==> flow/design.v <==
`timescale 1ns / 1ps
module stages_rotation #(parameter data_width=16,angle_width=16,cordic_steps=16,stage_number=1)(
    input clk,
    input nreset,
    input enable,
    input signed [data_width-1:0] x_vec_in,
    input signed [data_width-1:0] y_vec_in,
    input signed [angle_width-1:0]angle_in,
    input signed [angle_width-1:0]target_angle,
    output signed [data_width-1:0] x_vec_out,
    output signed [data_width-1:0] y_vec_out,
    output reg signed [angle_width-1:0]angle_out,
    output reg signed [angle_width-1:0]target_angle_out,
    output reg done
    );
    wire signed [angle_width-1:0] atan [cordic_steps-1:0];
    assign atan[0] = 20'h02000; 
    assign atan[1] = 20'h012E4;
    assign atan[2] = 20'h009FB;
    assign atan[3] = 20'h00511;
    assign atan[4] = 20'h0028B;
    assign atan[5] = 20'h00145;
    assign atan[6] = 20'h000A2;
    assign atan[7] = 20'h00051;
    assign atan[8] = 20'h00028;
    assign atan[9] = 20'h00014;
    assign atan[10] = 20'h0000A;
    assign atan[11] = 20'h00005;
    assign atan[12] = 20'h00002;
    assign atan[13] = 20'h00001;
    assign atan[14] = 20'h00000;
    assign atan[15] = 20'h00000;
    reg signed [data_width-1:0]x_temp_out,y_temp_out;
    assign x_vec_out = x_temp_out;
    assign y_vec_out = y_temp_out;
    always @(posedge clk) begin
        if (~nreset) begin
            x_temp_out <= $signed({data_width{1'b0}});
            y_temp_out <= $signed({data_width{1'b0}});
				angle_out <= 0;
            done <= 1'b0;
        end
        else begin
            if (enable) begin
                if ($signed(target_angle) <= $signed(angle_in)) begin
                    x_temp_out <= x_vec_in + (y_vec_in>>>(stage_number-1));
                    y_temp_out <= y_vec_in - (x_vec_in>>>(stage_number-1));
                    angle_out <= angle_in - atan[stage_number-1];
                end
                else begin
                    x_temp_out <= x_vec_in - (y_vec_in>>>(stage_number-1));
                    y_temp_out <= y_vec_in + (x_vec_in>>>(stage_number-1));
                    angle_out <= angle_in + atan[(stage_number-1)];
                end
                target_angle_out <= target_angle;
                done <= 1'b1;
            end
            else begin
                x_temp_out <= $signed({data_width{1'b0}});
                y_temp_out <= $signed({data_width{1'b0}});
					 angle_out <= 0;
                done <= 1'b0;
            end
        end
    end
endmodule
`timescale 1ns / 1ps
module cordic_rotation_top#(parameter data_width=16,cordic_steps=16,angle_width=20)(
    input clk,
    input nreset,
    input enable,
    input signed [data_width-1:0] x_vec_in,
    input signed [data_width-1:0] y_vec_in,
    input [angle_width-1:0] target_angle,
    output wire signed  [data_width-1:0] x_vec_out,
    output wire signed  [data_width-1:0] y_vec_out,
    output reg done
    );
    wire signed [data_width-1:0] x [0:cordic_steps-1];
    wire signed [data_width-1:0] y [0:cordic_steps-1];
    wire signed [angle_width-1:0] angle_stages [0:cordic_steps-1];
    wire [1:cordic_steps] status;
	 reg signed [data_width-1+16:0] temp_x_vec_out,temp_y_vec_out;
	 wire done_last_stage;
	 reg signed [data_width-1:0] temp_x_vec_in,temp_y_vec_in;
	 reg [angle_width-1:0]temp_t_ang;
	 wire signed [angle_width-1:0] temp_target_angle [0:cordic_steps-1];
	 reg temp_enable;
	 always @(posedge clk) begin
		if(~nreset) begin
			temp_x_vec_in <= {data_width{1'b0}};
			temp_y_vec_in <= {data_width{1'b0}};
			temp_t_ang <= {angle_width{1'b0}};
			temp_enable <= 1'b0;
		end
		else begin
			if (enable) begin
				temp_enable <= 1'b1;				
				if ($signed(target_angle)>=$signed(20'h04000)) begin
				    if ($signed(target_angle)>=$signed(20'h08000)) begin
				        if ($signed(target_angle)>=$signed(20'h0C000)) begin
				            temp_x_vec_in <= x_vec_in;
                            temp_y_vec_in <= y_vec_in;
                            temp_t_ang <= $signed(target_angle) - $signed(20'h10000);
   				        end
				        else begin
				            temp_x_vec_in <= -x_vec_in;
                            temp_y_vec_in <= -y_vec_in;
                            temp_t_ang <= $signed(target_angle) - $signed(20'h08000);
				        end
				    end
				    else begin
                        temp_x_vec_in <= -x_vec_in;
                        temp_y_vec_in <= -y_vec_in;
                        temp_t_ang <= $signed(target_angle) - $signed(20'h08000);
  				    end
				end
                else if ($signed(target_angle)<=$signed(-20'h04000)) begin
                    if ($signed(target_angle)<=$signed(-20'h08000)) begin
                        if ($signed(target_angle)<=$signed(-20'h0C000)) begin
				            temp_x_vec_in <= x_vec_in;
                            temp_y_vec_in <= y_vec_in;
                            temp_t_ang <= $signed(target_angle) + $signed(20'h10000);
                        end
                        else begin
				            temp_x_vec_in <= -x_vec_in;
                            temp_y_vec_in <= -y_vec_in;
                            temp_t_ang <= $signed(target_angle) + $signed(20'h08000);
                        end
                    end
                    else begin
                        temp_x_vec_in <= -x_vec_in;
                        temp_y_vec_in <= -y_vec_in;
                        temp_t_ang <= $signed(target_angle) + $signed(20'h08000);
                    end
                end
				else begin
					temp_x_vec_in <= x_vec_in;
					temp_y_vec_in <= y_vec_in;
					temp_t_ang <= $signed(target_angle);
				end
			end
			else begin
				temp_enable <= 1'b0;
				temp_x_vec_in <= {data_width{1'b0}};
				temp_y_vec_in <= {data_width{1'b0}};
				temp_t_ang <= {angle_width{1'b0}};
			end
		end
	 end
    assign status[1] = temp_enable;
    assign x[0] = temp_x_vec_in;
    assign y[0] = temp_y_vec_in;
    assign angle_stages[0] = {angle_width{1'b0}};
    assign temp_target_angle[0] = temp_t_ang;
    genvar i;
    generate
        for (i=1;i<cordic_steps-1;i=i+1) begin:gen_rotation
            stages_rotation #(
                .data_width(data_width),
                .angle_width(angle_width),
                .cordic_steps(cordic_steps),
                .stage_number(i)
                )
            first(
                .clk(clk),
                .nreset(nreset),
                .enable(status[i]),
                .x_vec_in(x[i-1]),
                .y_vec_in(y[i-1]),
                .angle_in(angle_stages[i-1]),
                .target_angle(temp_target_angle[i-1]),
                .x_vec_out(x[i]),
                .y_vec_out(y[i]),
                .angle_out(angle_stages[i]),
                .target_angle_out(temp_target_angle[i]),
                .done(status[i+1])
                );
        end
    endgenerate
    stages_rotation #(
        .data_width(data_width),
        .angle_width(angle_width),
        .cordic_steps(cordic_steps),
        .stage_number(cordic_steps-1)
        )
    last(
        .clk(clk),
        .nreset(nreset),
        .enable(status[cordic_steps-1]),
        .x_vec_in(x[cordic_steps-2]),
        .y_vec_in(y[cordic_steps-2]),
        .angle_in(angle_stages[cordic_steps-2]),
        .target_angle(temp_target_angle[cordic_steps-2]),
        .x_vec_out(x[cordic_steps-1]),
        .y_vec_out(y[cordic_steps-1]),
        .angle_out(angle_stages[cordic_steps-1]),
        .target_angle_out(temp_target_angle[cordic_steps-1]),
        .done(done_last_stage)
        );
    reg counter;
	assign x_vec_out = temp_x_vec_out[data_width+7:8];
	assign y_vec_out = temp_y_vec_out[data_width+7:8];
	 always @(posedge clk) begin
        if (~nreset) begin
            done <= 1'b0;
        end
        else begin
            done <= done_last_stage;
            if (done_last_stage) begin
                    temp_x_vec_out <= $signed(x[cordic_steps-1])*$signed(16'b0000000010011011);
                    temp_y_vec_out <= $signed(y[cordic_steps-1])*$signed(16'b0000000010011011);
            end
        end
    end
endmodule
---- From RTL to reports: cordic_rotation_top ----
What the tools print for cordic_rotation_top, step after step.
Lines are those of the file above, counted from 1.
Operators carry their Yosys type and port widths (W data, S select, Z words).
Library cell names are shortened.
Not given: n/a
design
  design top .............................. cordic_rotation_top
  clock input ............................. clk
  cell library ............................ sky130hd
  timing corner ........................... tt_025C_1v80

---- Word-level counts ----
Source: Yosys, flattened and elaborated. Widths are those after wreduce. Registers that Yosys merges into a memory's read port (data or address) are not register bits. Print and check cells do not count. Equal cells are merged and count once.
word-level totals
  output and inout bits ................... 33
  register bits ........................... 1157
operators by class
  multiply operators ...................... 2
  magnitude comparators ................... 21
  multiplexer cells ....................... 78
  reduce/logical cells .................... 17
  add/sub/neg operators ................... 91
operators with widths
  kind                     number
  $mux W16                 42
  $mul A16 B9 Y24 const B  2
  $mux W20                 20
  $le A20 B20 Y1           14
  $ge A20 B17 Y1 const B   2
  $reduce_and A2 Y1        17
  $add A16 B10 Y16         2
  $sub A16 B10 Y16         2
  $add A16 B11 Y16         2
  $sub A16 B11 Y16         2
  $add A16 B12 Y16         2
  $sub A16 B12 Y16         2
  $add A16 B13 Y16         2
  $sub A16 B13 Y16         2
  $add A16 B14 Y16         2
  $sub A16 B14 Y16         2
  $add A16 B15 Y16         2
  $sub A16 B15 Y16         2
  $sub A16 B16 Y16         2
  $add A16 B2 Y16          2
  $sub A16 B2 Y16          2
  $add A16 B3 Y16          2
  $sub A16 B3 Y16          2
  $add A16 B4 Y16          2
  $sub A16 B4 Y16          2
  $add A16 B5 Y16          2
  $sub A16 B5 Y16          2
  $add A16 B6 Y16          2
Other operator kinds: 45; their cells: 68.

---- Depth ----
Longest topological path by Yosys (ltp), each cell counted once; first at word level (registers and memories cut), then after technology mapping (sequential cells cut; the memories' decode and read muxes count).
depth
  depth after elaboration ................. 5
  ABC_AREA ................................ 0
  depth in mapped cells ................... 28

---- Netlist ----
Yosys stat after the flow's synthesis: flattened, memories mapped to cells. It holds for the ABC_AREA given above (unset counts as 0); a run with the other value may have another netlist.
cell types
  type      number
  dfxtp_1   797
  ha_1      1082
  edfxtp_1  312
  xnor2_1   450
  nor2_1    1044
  inv_1     770
  fa_1      126
  xor2_1    283
  a21oi_1   487
  o21ai_0   378
  a21o_1    251
  nor3_1    286
  nand2_1   355
  and3_1    116
  nor2b_1   116
  o21bai_1  81
  o21a_1    79
  clkbuf_1  149
Other cell types: 70; their cells: 946.
mapped netlist
  standard cells after synthesis .......... 8108
  sequential part of the area ............. 0.0253243 mm2
  mapped area ............................. 0.0738108 mm2
  flip-flop cells ......................... 1109
  buffers ................................. 163
By module: a second synthesis without flattening, with its own total; a netlist apart from the flattened one above.
second synthesis, totals
  cell total of the unflattened synthesis .. 9079
  area (unflattened synthesis) ............ 0.081801 mm2
Each row is one instance without its submodules.
modules
  module               area (mm2)  times used  cells
  cordic_rotation_top  0.0079364   1           815
  stages_rotation      0.0050961   1           608
  stages_rotation      0.0050836   1           578
  stages_rotation      0.0050686   1           581
  stages_rotation      0.0050661   1           555
  stages_rotation      0.0050636   1           561
  stages_rotation      0.0050574   1           564
  stages_rotation      0.0050261   1           585
  stages_rotation      0.0050061   1           554
  stages_rotation      0.0049848   1           558
  stages_rotation      0.004946    1           554
  stages_rotation      0.0049397   1           548
  stages_rotation      0.0049185   1           552
  stages_rotation      0.0048822   1           529
Modules not listed: 2.

---- Path before layout ----
Source: OpenSTA report_checks on the synthesized netlist (no wires, ideal clock, input and output delay 20% of the period each), path of least setup slack; recovery checks are left aside. Register names are those of the netlist, which keeps one name where synthesis merged equal registers.
path post-synthesis
  kind .................................... reg2reg
  start ................................... register (no name shown)
  end ..................................... register gen_rotation[12].first.x_temp_out[15]
  delay of the path ....................... 5705 ps
  setup time .............................. 128 ps
  path buffers ............................ 2
  setup slack ............................. 295 ps
  arrival ................................. 5577 ps
  data required time ...................... 5872 ps
  period .................................. 6000 ps
  stages on the path ...................... 27
  launch time at the first pin ............ 0 ps
  synthesis period reached ................ 5705 ps
"delay of the path" is the arrival time less input delay plus setup time.
"stages on the path": output pins that drive a net of the path, with the launching flip-flop's if there is one; two outputs of one cell count as two.
"synthesis period reached" = period - worst setup slack (recovery checks aside). The figure is calculated, with input and output delays left at 20% of the set period.
Between the ends stands the longest chain of elaborated cells between them, by number of cells; it is not shown to be the way that was timed. Of several equally long chains one is given.
A line is the first line of the expression or statement that the cell stems from. Yosys adds cells for indexed reads and writes and turns some case tables into memories.
A register here has more assigning lines than the two given.
on the way, post-synthesis
  cell sequence ........................... edfxtp_1 -> ha_1 -> a21o_1 -> a21o_1 -> a21o_1 -> a21o_1 -> a221o_1 -> a221oi_1 -> nor2_1 -> a211oi_1 -> clkbuf_1 -> buf_1 -> nand2_1 -> o21ai_0 -> ha_1 -> a21o_1 -> a21o_1 -> a21o_1 -> a21oi_1 -> nor2b_1 -> o21a_1 -> o31a_1 -> o41ai_1 -> o21ai_0 -> a31oi_1 -> xnor2_1 -> nor2_1
  cells in the longest elaborated chain ... 2
  elaborated cells on any way between the ends .. 2
  classes of those cells .................. 1 x compare; 1 x mux
RTL lines, path post-synthesis
  what                line  RTL
  start: declaration  13
  start: assignment   55
  $le A20 B20 Y1      45
  $mux W16            45
  end: assignment     46    x_temp_out <= x_vec_in + (y_vec_in>>>(stage_number-1));
  end: assignment     51    x_temp_out <= x_vec_in - (y_vec_in>>>(stage_number-1));
  end: declaration    33    reg signed [data_width-1:0]x_temp_out,y_temp_out;

---- Path in the finished layout ----
From the final timing report of run A: the path of least setup slack in the routed layout; clock arrival at registers is part of the times.
The report prints the path's times to 10 ps; the period is as set.
path after layout
  kind .................................... reg2reg
  start ................................... register (no name shown)
  end ..................................... register gen_rotation[12].first.x_temp_out[15]
  period .................................. 5860 ps
  setup slack ............................. 830 ps
  data required time ...................... 6500 ps
  path buffers ............................ 1
  launch time at the first pin ............ 760 ps
  stages on the path ...................... 26
  arrival ................................. 5680 ps
  setup time .............................. 120 ps
Between the ends stands the longest chain of elaborated cells between them, by number of cells; it is not shown to be the way that was timed. Of several equally long chains one is given.
A register here has more assigning lines than the two given.
on the way, after layout
  cell sequence ........................... edfxtp_1 -> ha_4 -> a21o_1 -> a21o_1 -> a21o_1 -> a21o_1 -> a221o_1 -> a221oi_2 -> and4b_1 -> a211oi_4 -> buf_12 -> nand2_2 -> o21ai_2 -> ha_1 -> a21o_1 -> a21o_1 -> a21o_1 -> a21oi_2 -> nor2b_1 -> o21a_1 -> o31a_1 -> o41ai_4 -> o21ai_2 -> a31oi_1 -> xnor2_1 -> nor2_1
  cells in the longest elaborated chain ... 2
  elaborated cells on any way between the ends .. 2
  classes of those cells .................. 1 x compare; 1 x mux
RTL lines, path after layout
  what                line  RTL
  start: declaration  13
  start: assignment   55
  $le A20 B20 Y1      45
  $mux W16            45
  end: assignment     46    x_temp_out <= x_vec_in + (y_vec_in>>>(stage_number-1));
  end: assignment     51    x_temp_out <= x_vec_in - (y_vec_in>>>(stage_number-1));
  end: declaration    33    reg signed [data_width-1:0]x_temp_out,y_temp_out;

Wiki page: cordic_rotation_top / flow data

cordic_rotation_top through Yosys and OpenROAD on sky130hd: 3 stored runs, unordered, with their settings and measured results. The constraints put input and output delay at 20% of the set period each and load the outputs with 0.01 pF.
"achieved clock period": clock period set for the run, less the worst setup slack. It is reckoned from that one timing run; input and output delays stay at 20% of the period that was set.
"critical path time" = time allowed to the worst setup path (clock period - input delay - output delay, where it has them) - its slack; a late launch clock adds to it, a late capture clock takes from it.
"power": no workload was simulated; the value follows from the tool's default switching activity.
"critical path time" is given in steps of 10 ps.

======== run A ========
==> flow/run.sh <==
#!/bin/bash
# the make line also repeats the synthesis and layout settings of config.mk as NAME=value (left out here)
make -C /OpenROAD-flow-scripts/flow DESIGN_CONFIG=/design/flow/config.mk WORK_HOME=/design/flow/orfs CLKGATE_MAP_FILE= finish
==> flow/config.mk <==
export PLATFORM = sky130hd
export DESIGN_NAME = cordic_rotation_top
export DESIGN_NICKNAME = cordic_rotation_top
export VERILOG_FILES = /design/flow/design.v
export SDC_FILE = /design/flow/constraint.sdc
export NUM_CORES = 4
export LEC_CHECK = 0
export CAP_MARGIN = 20
export CORE_MARGIN = 2
export CORE_UTILIZATION = 40
export PLACE_DENSITY = 0.6
export SETUP_SLACK_MARGIN = 1.31
export SLEW_MARGIN = 20
==> flow/constraint.sdc <==
create_clock -name core_clock -period 5.86 [get_ports {clk}]
set_input_delay 1.1720 -clock core_clock [delete_from_list [all_inputs] [get_ports {clk}]]
set_output_delay 1.1720 -clock core_clock [all_outputs]
set_load 0.01 [all_outputs]

-------- measured, run A --------
  area of the synthesized netlist ......... 0.0738108 mm2
  full die area ........................... 0.187979 mm2
  std-cell area (final layout) ............ 0.0957944 mm2
  utilization in the final report ......... 52.3 %
  worst setup slack after layout .......... 826 ps
  total negative setup slack .............. 0 ps
  smallest hold slack ..................... 431 ps
  power ................................... 17.820 mW
  achieved clock period ................... 5034 ps
  critical path time ...................... 5030 ps
  worst setup path kind ................... reg2reg

======== run B ========
==> flow/run.sh <==
#!/bin/bash
# the make line also repeats the synthesis and layout settings of config.mk as NAME=value (left out here)
make -C /OpenROAD-flow-scripts/flow DESIGN_CONFIG=/design/flow/config.mk WORK_HOME=/design/flow/orfs CLKGATE_MAP_FILE= finish
==> flow/config.mk <==
export PLATFORM = sky130hd
export DESIGN_NAME = cordic_rotation_top
export DESIGN_NICKNAME = cordic_rotation_top
export VERILOG_FILES = /design/flow/design.v
export SDC_FILE = /design/flow/constraint.sdc
export NUM_CORES = 4
export LEC_CHECK = 0
export CAP_MARGIN = 40
export CORE_MARGIN = 2
export CORE_UTILIZATION = 71
export MIN_ROUTING_LAYER = met1
export PLACE_DENSITY_LB_ADDON = 0.08
export SETUP_SLACK_MARGIN = 0.13
export SLEW_MARGIN = 20
export TNS_END_PERCENT = 85
==> flow/constraint.sdc <==
create_clock -name core_clock -period 6.58 [get_ports {clk}]
set_input_delay 1.3160 -clock core_clock [delete_from_list [all_inputs] [get_ports {clk}]]
set_output_delay 1.3160 -clock core_clock [all_outputs]
set_load 0.01 [all_outputs]

-------- measured, run B --------
  area of the synthesized netlist ......... 0.0738108 mm2
  full die area ........................... 0.106553 mm2
  std-cell area (final layout) ............ 0.080322 mm2
  utilization in the final report ......... 77.7 %
  worst setup slack after layout .......... 439 ps
  total negative setup slack .............. 0 ps
  smallest hold slack ..................... 431 ps
  power ................................... 15.098 mW
  achieved clock period ................... 6141 ps
  critical path time ...................... 6140 ps
  worst setup path kind ................... reg2reg

======== run C ========
==> flow/run.sh <==
#!/bin/bash
# the make line also repeats the synthesis and layout settings of config.mk as NAME=value (left out here)
make -C /OpenROAD-flow-scripts/flow DESIGN_CONFIG=/design/flow/config.mk WORK_HOME=/design/flow/orfs CLKGATE_MAP_FILE= finish
==> flow/config.mk <==
export PLATFORM = sky130hd
export DESIGN_NAME = cordic_rotation_top
export DESIGN_NICKNAME = cordic_rotation_top
export VERILOG_FILES = /design/flow/design.v
export SDC_FILE = /design/flow/constraint.sdc
export NUM_CORES = 4
export LEC_CHECK = 0
export CAP_MARGIN = 20
export CORE_MARGIN = 2
export CORE_UTILIZATION = 40
export PLACE_DENSITY = 0.6
export SLEW_MARGIN = 20
==> flow/constraint.sdc <==
create_clock -name core_clock -period 6.0 [get_ports {clk}]
set_input_delay 1.2000 -clock core_clock [delete_from_list [all_inputs] [get_ports {clk}]]
set_output_delay 1.2000 -clock core_clock [all_outputs]
set_load 0.01 [all_outputs]

-------- measured, run C --------
  area of the synthesized netlist ......... 0.0738108 mm2
  full die area ........................... 0.187979 mm2
  std-cell area (final layout) ............ 0.082145 mm2
  utilization in the final report ......... 44.8 %
  worst setup slack after layout .......... 246 ps
  total negative setup slack .............. 0 ps
  smallest hold slack ..................... 432 ps
  power ................................... 16.903 mW
  achieved clock period ................... 5754 ps
  critical path time ...................... 5750 ps
  worst setup path kind ................... reg2reg
